==> flow/design.v <==
module half_addr(
    input a,
    input b,
    output sum,
    output carry  
);
assign sum = a ^ b;
assign carry = a & b;
endmodule
module full_addr(
    input a,
    input b,
    input cin,  
    output sum,
    output carry  
);
assign sum = a ^ b ^ cin;
assign carry = (a & b) | (cin & (a ^ b));
endmodule
module i4_addr(
    input  [3:0] a,           
    input  [3:0] b,           
    input        cin,         
    input        valid_in,    
    output [3:0] sum,         
    output       group_g,     
    output       group_p,     
    output       ready_out    
);
wire [3:0] g, p;
assign g = a & b;           
assign p = a | b;           
wire c1, c2, c3;
assign c1 = g[0] | (p[0] & cin);
assign c2 = g[1] | (p[1] & g[0]) | (p[1] & p[0] & cin);
assign c3 = g[2] | (p[2] & g[1]) | (p[2] & p[1] & g[0]) | (p[2] & p[1] & p[0] & cin);
assign group_g = g[3] | (p[3] & g[2]) | (p[3] & p[2] & g[1]) | (p[3] & p[2] & p[1] & g[0]);
assign group_p = p[3] & p[2] & p[1] & p[0];
assign sum[0] = a[0] ^ b[0] ^ cin;
assign sum[1] = a[1] ^ b[1] ^ c1;
assign sum[2] = a[2] ^ b[2] ^ c2;
assign sum[3] = a[3] ^ b[3] ^ c3;
reg ready_out_reg;
always @(*) begin
    if (valid_in) begin
        ready_out_reg = 1'b1;
    end else begin
        ready_out_reg = 1'b0;
    end
end
assign ready_out = ready_out_reg;
endmodule
module i8_addr(
    input  [7:0] a,           
    input  [7:0] b,           
    input        cin,         
    input        valid_in,    
    output [7:0] sum,         
    output       group_g,     
    output       group_p,     
    output       ready_out    
);
wire [3:0] a_low  = a[3:0];
wire [3:0] a_high = a[7:4];
wire [3:0] b_low  = b[3:0];
wire [3:0] b_high = b[7:4];
wire c4;                
wire g_low, p_low;      
wire g_high, p_high;    
wire ready_low, ready_high;
i4_addr cla_low(
    .a(a_low), .b(b_low), .cin(cin), .valid_in(valid_in),
    .sum(sum[3:0]), .group_g(g_low), .group_p(p_low), .ready_out(ready_low)
);
i4_addr cla_high(
    .a(a_high), .b(b_high), .cin(c4), .valid_in(valid_in),
    .sum(sum[7:4]), .group_g(g_high), .group_p(p_high), .ready_out(ready_high)
);
assign c4 = g_low | (p_low & cin);
assign group_g = g_high | (p_high & g_low);
assign group_p = p_high & p_low;
assign ready_out = ready_low & ready_high;
endmodule
module i16_add(
    input  [15:0] a,          
    input  [15:0] b,          
    input        valid_in,    
    output [15:0] sum,        
    output       carry_out,   
    output       ready_out    
);
wire [7:0] a_low  = a[7:0];   
wire [7:0] a_high = a[15:8];  
wire [7:0] b_low  = b[7:0];
wire [7:0] b_high = b[15:8];
wire c0, c8;                
wire g_low, p_low;          
wire g_high, p_high;        
wire ready_low, ready_high; 
assign c0 = 1'b0;           
i8_addr cla_low_8bit(
    .a(a_low), .b(b_low), .cin(c0), .valid_in(valid_in),
    .sum(sum[7:0]), .group_g(g_low), .group_p(p_low), .ready_out(ready_low)
);
i8_addr cla_high_8bit(
    .a(a_high), .b(b_high), .cin(c8), .valid_in(valid_in),
    .sum(sum[15:8]), .group_g(g_high), .group_p(p_high), .ready_out(ready_high)
);
assign c8 = g_low | (p_low & c0);                   
assign carry_out = g_high | (p_high & g_low) | (p_high & p_low & c0);  
assign ready_out = ready_low & ready_high;
endmodule
module i16_sub(
    input  [15:0] a,          
    input  [15:0] b,          
    input        valid_in,    
    output [15:0] diff,       
    output       borrow_out,  
    output       ready_out    
);
wire [15:0] b_neg = ~b;  
wire [7:0] a_low  = a[7:0];
wire [7:0] a_high = a[15:8];
wire [7:0] b_low  = b_neg[7:0];
wire [7:0] b_high = b_neg[15:8];
wire c0, c8;               
wire g_low, p_low;         
wire g_high, p_high;       
wire ready_low, ready_high;
wire carry_result;
assign c0 = 1'b1;           
i8_addr cla_low_8bit(
    .a(a_low), .b(b_low), .cin(c0), .valid_in(valid_in),
    .sum(diff[7:0]), .group_g(g_low), .group_p(p_low), .ready_out(ready_low)
);
i8_addr cla_high_8bit(
    .a(a_high), .b(b_high), .cin(c8), .valid_in(valid_in),
    .sum(diff[15:8]), .group_g(g_high), .group_p(p_high), .ready_out(ready_high)
);
assign c8 = g_low | (p_low & c0);
assign carry_result = g_high | (p_high & g_low) | (p_high & p_low & c0);
assign borrow_out = ~carry_result;
assign ready_out = ready_low & ready_high;
endmodule
module i16_mul(
    input signed [15:0] a,    
    input signed [15:0] b,    
    input        valid_in,
    output signed [15:0] prod,  
    output       ready_out
);
wire sign_a = a[15];
wire sign_b = b[15];
wire sign_res = sign_a ^ sign_b;
wire [15:0] abs_a = sign_a ? (~a + 1'b1) : a;
wire [15:0] abs_b = sign_b ? (~b + 1'b1) : b;
reg [15:0] abs_prod;
integer i;
always @(*) begin
    abs_prod = 16'd0;
    for(i = 0; i < 16; i = i + 1) begin
        if(abs_b[i]) begin
            abs_prod = abs_prod + (abs_a << i);
        end
    end
end
assign prod = sign_res ? (~abs_prod + 1'b1) : abs_prod;
assign ready_out = valid_in;
endmodule
module i16_div(
    input signed [15:0] a,    
    input signed [15:0] b,    
    input        valid_in,
    output signed [15:0] quot,  
    output       ready_out
);
wire sign_a = a[15];
wire sign_b = b[15];
wire sign_res = sign_a ^ sign_b;
wire [15:0] abs_a = sign_a ? (~a + 1'b1) : a;
wire [15:0] abs_b = sign_b ? (~b + 1'b1) : b;
reg [15:0] abs_quot;
reg [31:0] temp_r;  
integer i;
always @(*) begin
    temp_r = 32'd0;
    if (abs_b == 0) begin
        abs_quot = 16'hFFFF;  
    end else begin
        abs_quot = 16'd0;
        temp_r = 32'd0;
        for(i = 15; i >= 0; i = i - 1) begin
            temp_r = temp_r << 1;
            temp_r[0] = abs_a[i];  
            if(temp_r >= {16'd0, abs_b}) begin
                temp_r = temp_r - {16'd0, abs_b};
                abs_quot[i] = 1'b1;
            end
        end
    end
end
assign quot = sign_res ? (~abs_quot + 1'b1) : abs_quot;
assign ready_out = valid_in;
endmodule
module calc(
    input clk,  
    input rst_n,  
    input [7:0] num,
    input [2:0] op,
    input start,
    output reg [15:0] result,
    output reg [15:0] display_val,  
    output [2:0] led_op,  
    output reg stop
);
reg [15:0] local_result;
reg local_stop;
localparam ADD = 3'd6;
localparam SUB = 3'd5;
localparam MUL = 3'd4;
localparam DIV = 3'd1;
localparam ENT = 3'd2;
localparam CLR = 3'd3;
reg [15:0] a, b;
reg [2:0] local_op;
assign led_op = local_op;  
wire [15:0] res_add, res_sub, res_mul, res_div;
i16_add u_add(.a(a), .b(b), .valid_in(1'b1), .sum(res_add), .carry_out(), .ready_out());
i16_sub u_sub(.a(a), .b(b), .valid_in(1'b1), .diff(res_sub), .borrow_out(), .ready_out());
i16_mul u_mul(.a(a), .b(b), .valid_in(1'b1), .prod(res_mul), .ready_out());
i16_div u_div(.a(a), .b(b), .valid_in(1'b1), .quot(res_div), .ready_out());
localparam S_INPUT_A = 2'b00;
localparam S_INPUT_B = 2'b01;
reg [2:0] state;
always @(posedge clk) begin
	if (~rst_n) begin
    	local_stop <= 0;
        a <= 0;
        b <= 0;
        local_result <= 0;
        display_val <= 0;
        local_op <= 0;
        state <= S_INPUT_A;
    end else begin
        if (~start&local_stop) begin
        local_stop <= 0;
        end else if (start&~local_stop) begin
            case (state)
            S_INPUT_A: begin
                if (op == CLR) begin
                    a <= 0; b <= 0; display_val <= 0; local_result <= 0; local_op <= 0;
                end else if (op == ADD || op == SUB || op == MUL || op == DIV) begin
                    local_op <= op;
                    b <= 0;
                    state <= S_INPUT_B;
                end else if (op == 0) begin
                    a <= a * 16'd10 + {8'd0, num};
                    display_val <= a * 16'd10 + {8'd0, num};
                end
            end
            S_INPUT_B: begin
                if (op == CLR) begin
                    a <= 0; b <= 0; display_val <= 0; local_result <= 0; local_op <= 0;
                    state <= S_INPUT_A;
                end else if (op == ENT) begin
                    case (local_op)
                    ADD: begin local_result <= res_add; display_val <= res_add; end
                    SUB: begin local_result <= res_sub; display_val <= res_sub; end
                    DIV: begin local_result <= res_div; display_val <= res_div; end
                    MUL: begin local_result <= res_mul; display_val <= res_mul; end
                    endcase
                    a <= 0;
                    local_op <= 0;  
                    state <= S_INPUT_A;
                end else if (op == 0) begin
                    b <= b * 16'd10 + {8'd0, num};
                    display_val <= b * 16'd10 + {8'd0, num};
                end
            end
            endcase
            local_stop <= 1;
        end
    end
end
always @(posedge clk) begin
    result <= local_result;
    stop <= local_stop;
end
endmodule
==> From RTL to reports: calc <==
What the tools print for calc, step after step.
Line numbers count from 1 in the design file above.
Operators carry their Yosys type and port widths (W data, S select, Z words).
Cell names lack the library's common part.
{ "design": {"design": "calc", "clock_port": "clk", "cell_library": "sky130hd", "corner": "tt_025C_1v80"} }

==> After elaboration <==
Yosys after proc, flatten, opt, wreduce and memory -nomap, before mapping. Memory bits, and registers merged into a memory's read port (data or address), are not among the register bits. Print and check cells are not counted. Equal cells are merged and count once.
{ "word_totals": {"reg_bits": 88} }
{ "op_classes": {"equal": 23, "n_cmp": 16, "n_mul": 2, "mux": 110, "bitwise": 262, "addsub": 36, "reduce_and_logical": 14} }
{ "ops": {"columns": ["op", "count"], "rows": [
  ["$mux W31", 30],
  ["$mux W16", 35],
  ["$ge A32 B16 Y1", 15],
  ["$sub A31 B16 Y31", 14],
  ["$add A16 B16 Y16", 15],
  ["$pmux W16 S2", 4],
  ["$and A1 B1 Y1", 106],
  ["$mul A16 B3 Y15 const B", 2],
  ["$or A1 B1 Y1", 69],
  ["$add A16 B1 Y16 const B", 4],
  ["$not A16 Y16", 4],
  ["$pmux W16 S4", 1],
  ["$xor A1 B1 Y1", 62],
  ["$add A16 B8 Y16", 2],
  ["$mux W1", 32],
  ["$and A4 B4 Y4", 6],
  ["$or A4 B4 Y4", 6],
  ["$reduce_and A6 Y1", 4],
  ["$eq A3 B3 Y1 const B", 6],
  ["$ne A3 B3 Y1 const B", 6],
  ["$mux W3", 6],
  ["$sub A1 B16 Y17", 1],
  ["$ge A1 B16 Y1", 1],
  ["$logic_not A16 Y1", 1],
  ["$pmux W3 S2", 2],
  ["$eq A3 B1 Y1 const B", 3],
  ["$ne A7 B7 Y1 const B", 1],
  ["$reduce_and A7 Y1", 1]
]} }
Not listed: further kinds 12, cells in them 24.

==> Logic depth <==
Depth = most cells in a row (Yosys ltp): at word level without a register or memory, in the mapped netlist without a sequential cell, where the memories' decode and read muxes count.
{ "depth": {"word_depth": 58, "abc_area": 0, "mapped_depth": 344} }

==> Synthesis result <==
Source: synth_stat.txt of the flow (Yosys; design flattened, memories mapped). It holds for the ABC_AREA given above (unset counts as 0); a run with the other value may have another netlist.
{ "synth_totals": {"mapped_area_um2": 32555.0, "ff_cells": 87, "buffers": 143, "stdcells": 4622} }
{ "types": {"columns": ["type", "count", "type_area_um2"], "rows": [
  ["ha_1", 484, 6.06E+03],
  ["a21oi_1", 464, 2.32E+03],
  ["xnor2_1", 260, 2.28E+03],
  ["dfxtp_1", 87, 1741.67],
  ["o21ai_0", 321, 1.61E+03],
  ["nor2_1", 417, 1.57E+03],
  ["nand2_1", 360, 1.35E+03],
  ["inv_1", 299, 1.12E+03],
  ["xor2_1", 125, 1094.8],
  ["a21o_1", 125, 938.4],
  ["nand2b_1", 132, 825.792],
  ["fa_1", 38, 760.73],
  ["o21bai_1", 88, 660.634],
  ["nand3_1", 130, 650.624],
  ["mux2_2", 50, 563.04],
  ["mux2i_1", 53, 530.509],
  ["nor2b_1", 82, 512.992],
  ["nor3_1", 102, 510.49]
]} }
Other cell types: 108; their cells: 1005.
The figures by module come from a second, unflattened synthesis with its own total; it is not the netlist above.
{ "unflattened": {"hier_cells": 5406, "hier_area_um2": 37777.5} }
Each row is one instance without its submodules.
{ "modules": {"columns": ["module", "cells", "mod_area_um2", "instances"], "rows": [
  ["i16_div", 3123, 20907.6, 1],
  ["i16_mul", 1167, 8079.0, 1],
  ["calc", 757, 6143.4, 1],
  ["i4_addr", 40, 304.0, 8],
  ["i8_addr", 4, 27.5, 4],
  ["i16_sub", 20, 87.6, 1],
  ["i16_add", 3, 17.5, 1]
]} }

==> Timing after synthesis <==
OpenSTA on the mapped netlist: ideal clock, no wires. The path of least setup slack (recovery checks aside). Input and output delay are each 20% of the period. Register names are those of the netlist, which keeps one name where synthesis merged equal registers.
{ "synth_path": {"path_type": "reg-to-reg", "start": "reg b[0]", "end": "reg display_val[4]", "delay_ns": 61.063, "tclk_ns": 55.0, "path_slack_ns": -6.063, "t_first_pin_ns": 0.000, "t_arrival_ns": 60.947, "stages": 331, "synth_period_reached_ns": 61.063} }
"delay_ns" is the arrival time less input delay plus setup time.
"stages" counts driving pins, that of a launching flip-flop among them; a cell with two outputs on the path counts twice.
"synth_period_reached_ns" = period - worst setup slack (recovery checks aside). The figure is calculated, with input and output delays left at 20% of the set period.
Between the ends stands the longest chain of elaborated cells between them, by number of cells; it is not shown to be the way that was timed. Of several equally long chains one is given.
A line is the first line of the expression or statement that the cell stems from. Yosys adds cells for indexed reads and writes and turns some case tables into memories.
At most two assigning lines are given for a register; there are more.
{ "synth_via": {"cell_sequence": "dfxtp_1 > inv_1 > ha_1 > nand2_1 > a21boi_2 > clkinv_1 > clkbuf_1 > clkbuf_1 > fa_1 > nor2b_1 > o31a_1 > o22a_1 > a311o_1 > nor2_1 > o21a_1 > clkbuf_1 > clkbuf_1 > mux2i_1 > [... 295 more ...] > nor2b_1 > o21ai_0 > nand2b_1 > a211oi_1 > nand4_1 > nor3_1 > nand4_2 > nor2_2 > ha_1 > a211o_1 > o221ai_1 > a222oi_1 > nand2_1 > nand2_1 > nor2_1 > o21ai_0 > nand3_1 > o211a_1", "elab_chain_len": 58, "cells_between": 130, "classes_between": "add/sub (34); mul (1); compare (16); mux (64); logic (14); reduce/logical (1)"} }
{ "synth_rtl": {"columns": ["element", "line", "text"], "rows": [
  ["start: declaration", 224, "reg [15:0] a, b;"],
  ["start: assignment", 239, "b <= 0;"],
  ["start: assignment", 276, "b <= b * 16'd10 + {8'd0, num};"],
  ["$not A16 Y16", 181, "wire [15:0] abs_b = sign_b ? (~b + 1'b1) : b;"],
  ["$add A16 B1 Y16", 181, null],
  ["$mux W16", 181, null],
  ["$sub A1 B16 Y17", 196, "temp_r = temp_r - {16'd0, abs_b};"],
  ["$mux W31", 195, "if(temp_r >= {16'd0, abs_b}) begin"],
  ["$mux W31", 187, "if (abs_b == 0) begin"],
  ["$ge A32 B16 Y1", 195, null],
  ["[... 44 more ...]", null, null],
  ["$not A16 Y16", 202, "assign quot = sign_res ? (~abs_quot + 1'b1) : abs_quot;"],
  ["$add A16 B1 Y16", 202, null],
  ["$mux W16", 202, null],
  ["$pmux W16 S4", 266, "case (local_op)"],
  ["$mux W16", 265, "end else if (op == ENT) begin"],
  ["$mux W16", 262, "if (op == CLR) begin"],
  ["$pmux W16 S2", 248, "case (state)"],
  ["end: assignment", 258, "display_val <= a * 16'd10 + {8'd0, num};"],
  ["end: assignment", 267, "ADD: begin local_result <= res_add; display_val <= res_add; end"],
  ["end: declaration", 212, "output reg [15:0] display_val,"]
]} }

==> Worst path after layout <==
Path of least setup slack in the final report of run A (OpenROAD, finished layout, wires in). Where an end is a register, its clock arrival counts in the times.
{ "layout_path": {"path_type": "reg-to-reg", "start": "reg b[0]", "end": "reg display_val[15]", "tclk_ns": 52.6, "path_slack_ns": 2.43, "t_first_pin_ns": 0.36, "stages": 294, "t_arrival_ns": 50.42} }
Between the ends stands the longest chain of elaborated cells between them, by number of cells; it is not shown to be the way that was timed. Of several equally long chains one is given.
At most two assigning lines are given for a register; there are more.
{ "layout_via": {"cell_sequence": "dfxtp_4 > inv_2 > ha_2 > or4b_4 > o41ai_4 > xnor2_4 > o311ai_4 > nor3_4 > and3_4 > ha_1 > nor2b_1 > o31a_1 > o22a_1 > a311o_1 > nor2_2 > o21a_1 > buf_6 > mux2i_4 > [... 258 more ...] > nor2b_1 > o21ai_1 > nand2b_1 > a21oi_2 > nor2b_1 > o21ai_1 > nand2b_1 > a211oi_2 > nand4_1 > nor3_2 > nand4_4 > buf_4 > buf_4 > nor4_2 > mux2_1 > a21oi_2 > a2111oi_0 > nand2b_1", "elab_chain_len": 58, "cells_between": 165, "classes_between": "add/sub (34); mul (1); compare (16); mux (86); logic (27); reduce/logical (1)"} }
{ "layout_rtl": {"columns": ["element", "line", "text"], "rows": [
  ["start: declaration", 224, "reg [15:0] a, b;"],
  ["start: assignment", 239, "b <= 0;"],
  ["start: assignment", 276, "b <= b * 16'd10 + {8'd0, num};"],
  ["$not A16 Y16", 181, "wire [15:0] abs_b = sign_b ? (~b + 1'b1) : b;"],
  ["$add A16 B1 Y16", 181, null],
  ["$mux W16", 181, null],
  ["$sub A1 B16 Y17", 196, "temp_r = temp_r - {16'd0, abs_b};"],
  ["$mux W31", 195, "if(temp_r >= {16'd0, abs_b}) begin"],
  ["$mux W31", 187, "if (abs_b == 0) begin"],
  ["$ge A32 B16 Y1", 195, null],
  ["[... 44 more ...]", null, null],
  ["$not A16 Y16", 202, "assign quot = sign_res ? (~abs_quot + 1'b1) : abs_quot;"],
  ["$add A16 B1 Y16", 202, null],
  ["$mux W16", 202, null],
  ["$pmux W16 S4", 266, "case (local_op)"],
  ["$mux W16", 265, "end else if (op == ENT) begin"],
  ["$mux W16", 262, "if (op == CLR) begin"],
  ["$pmux W16 S2", 248, "case (state)"],
  ["end: assignment", 258, "display_val <= a * 16'd10 + {8'd0, num};"],
  ["end: assignment", 267, "ADD: begin local_result <= res_add; display_val <= res_add; end"],
  ["end: declaration", 212, "output reg [15:0] display_val,"]
]} }

Design calc on sky130hd. What follows are 4 stored runs of the flow, each under its own settings; their order means nothing. The constraints put input and output delay at 20% of the set period each and load the outputs with 0.01 pF.
"achieved clock period (ns)" means the clock period less the worst setup slack. The figure is calculated, with input and output delays left at 20% of the set period.
By "worst setup path time (ns)" is meant the share of the clock period that the worst setup path is allowed (20% is reserved at inputs, 20% at outputs), minus its slack. Clock arrival times at its registers enter into it.

settings of run A
{
  "CORE_UTILIZATION": 17,
  "PLACE_DENSITY": 0.6,
  "period_ns": 52.6,
  "CAP_MARGIN": 20,
  "CORE_MARGIN": 2,
  "SLEW_MARGIN": 20
}
report of run A
yosys chip area after synthesis (um^2): 32555.0
finish__design__die__area: 195015.0
finish__design__instance__area__stdcell: 39869.5
finish__design__instance__utilization: 0.2096
finish__timing__setup__ws: 2.431
finish__timing__hold__ws: 0.363
achieved clock period (ns): 50.169
worst setup path time (ns): 50.17
worst setup path kind: reg-to-reg

settings of run B
{
  "CORE_UTILIZATION": 40,
  "PLACE_DENSITY": 0.6,
  "period_ns": 55.0,
  "CAP_MARGIN": 20,
  "CORE_MARGIN": 2,
  "SLEW_MARGIN": 20
}
report of run B
yosys chip area after synthesis (um^2): 32555.0
finish__design__die__area: 83685.8
finish__design__instance__area__stdcell: 37483.4
finish__design__instance__utilization: 0.4654
finish__timing__setup__ws: 3.578
finish__timing__hold__ws: 0.360
achieved clock period (ns): 51.422
worst setup path time (ns): 51.42
worst setup path kind: reg-to-reg

settings of run C
{
  "CORE_ASPECT_RATIO": 1.71,
  "CORE_UTILIZATION": 28,
  "GPL_ROUTABILITY_DRIVEN": 0,
  "PLACE_DENSITY": 0.85,
  "SETUP_SLACK_MARGIN": -1.56,
  "SLEW_MARGIN": 0,
  "TNS_END_PERCENT": 55,
  "period_ns": 48.7,
  "CAP_MARGIN": 20,
  "CORE_MARGIN": 2
}
report of run C
yosys chip area after synthesis (um^2): 32555.0
finish__design__die__area: 119111.0
finish__design__instance__area__stdcell: 37549.8
finish__design__instance__utilization: 0.3253
finish__timing__setup__ws: -0.744
finish__timing__hold__ws: 0.361
achieved clock period (ns): 49.444
worst setup path time (ns): 49.44
worst setup path kind: reg-to-reg

settings of run D
{
  "CORE_UTILIZATION": 40,
  "PLACE_DENSITY": 0.6,
  "SETUP_SLACK_MARGIN": 5.0,
  "period_ns": 52.6,
  "CAP_MARGIN": 20,
  "CORE_MARGIN": 2,
  "SLEW_MARGIN": 20
}
report of run D
yosys chip area after synthesis (um^2): 32555.0
finish__design__die__area: 83685.8
finish__design__instance__area__stdcell: 40819.1
finish__design__instance__utilization: 0.5068
finish__timing__setup__ws: 3.495
finish__timing__hold__ws: 0.351
achieved clock period (ns): 49.105
worst setup path time (ns): 49.11
worst setup path kind: reg-to-reg
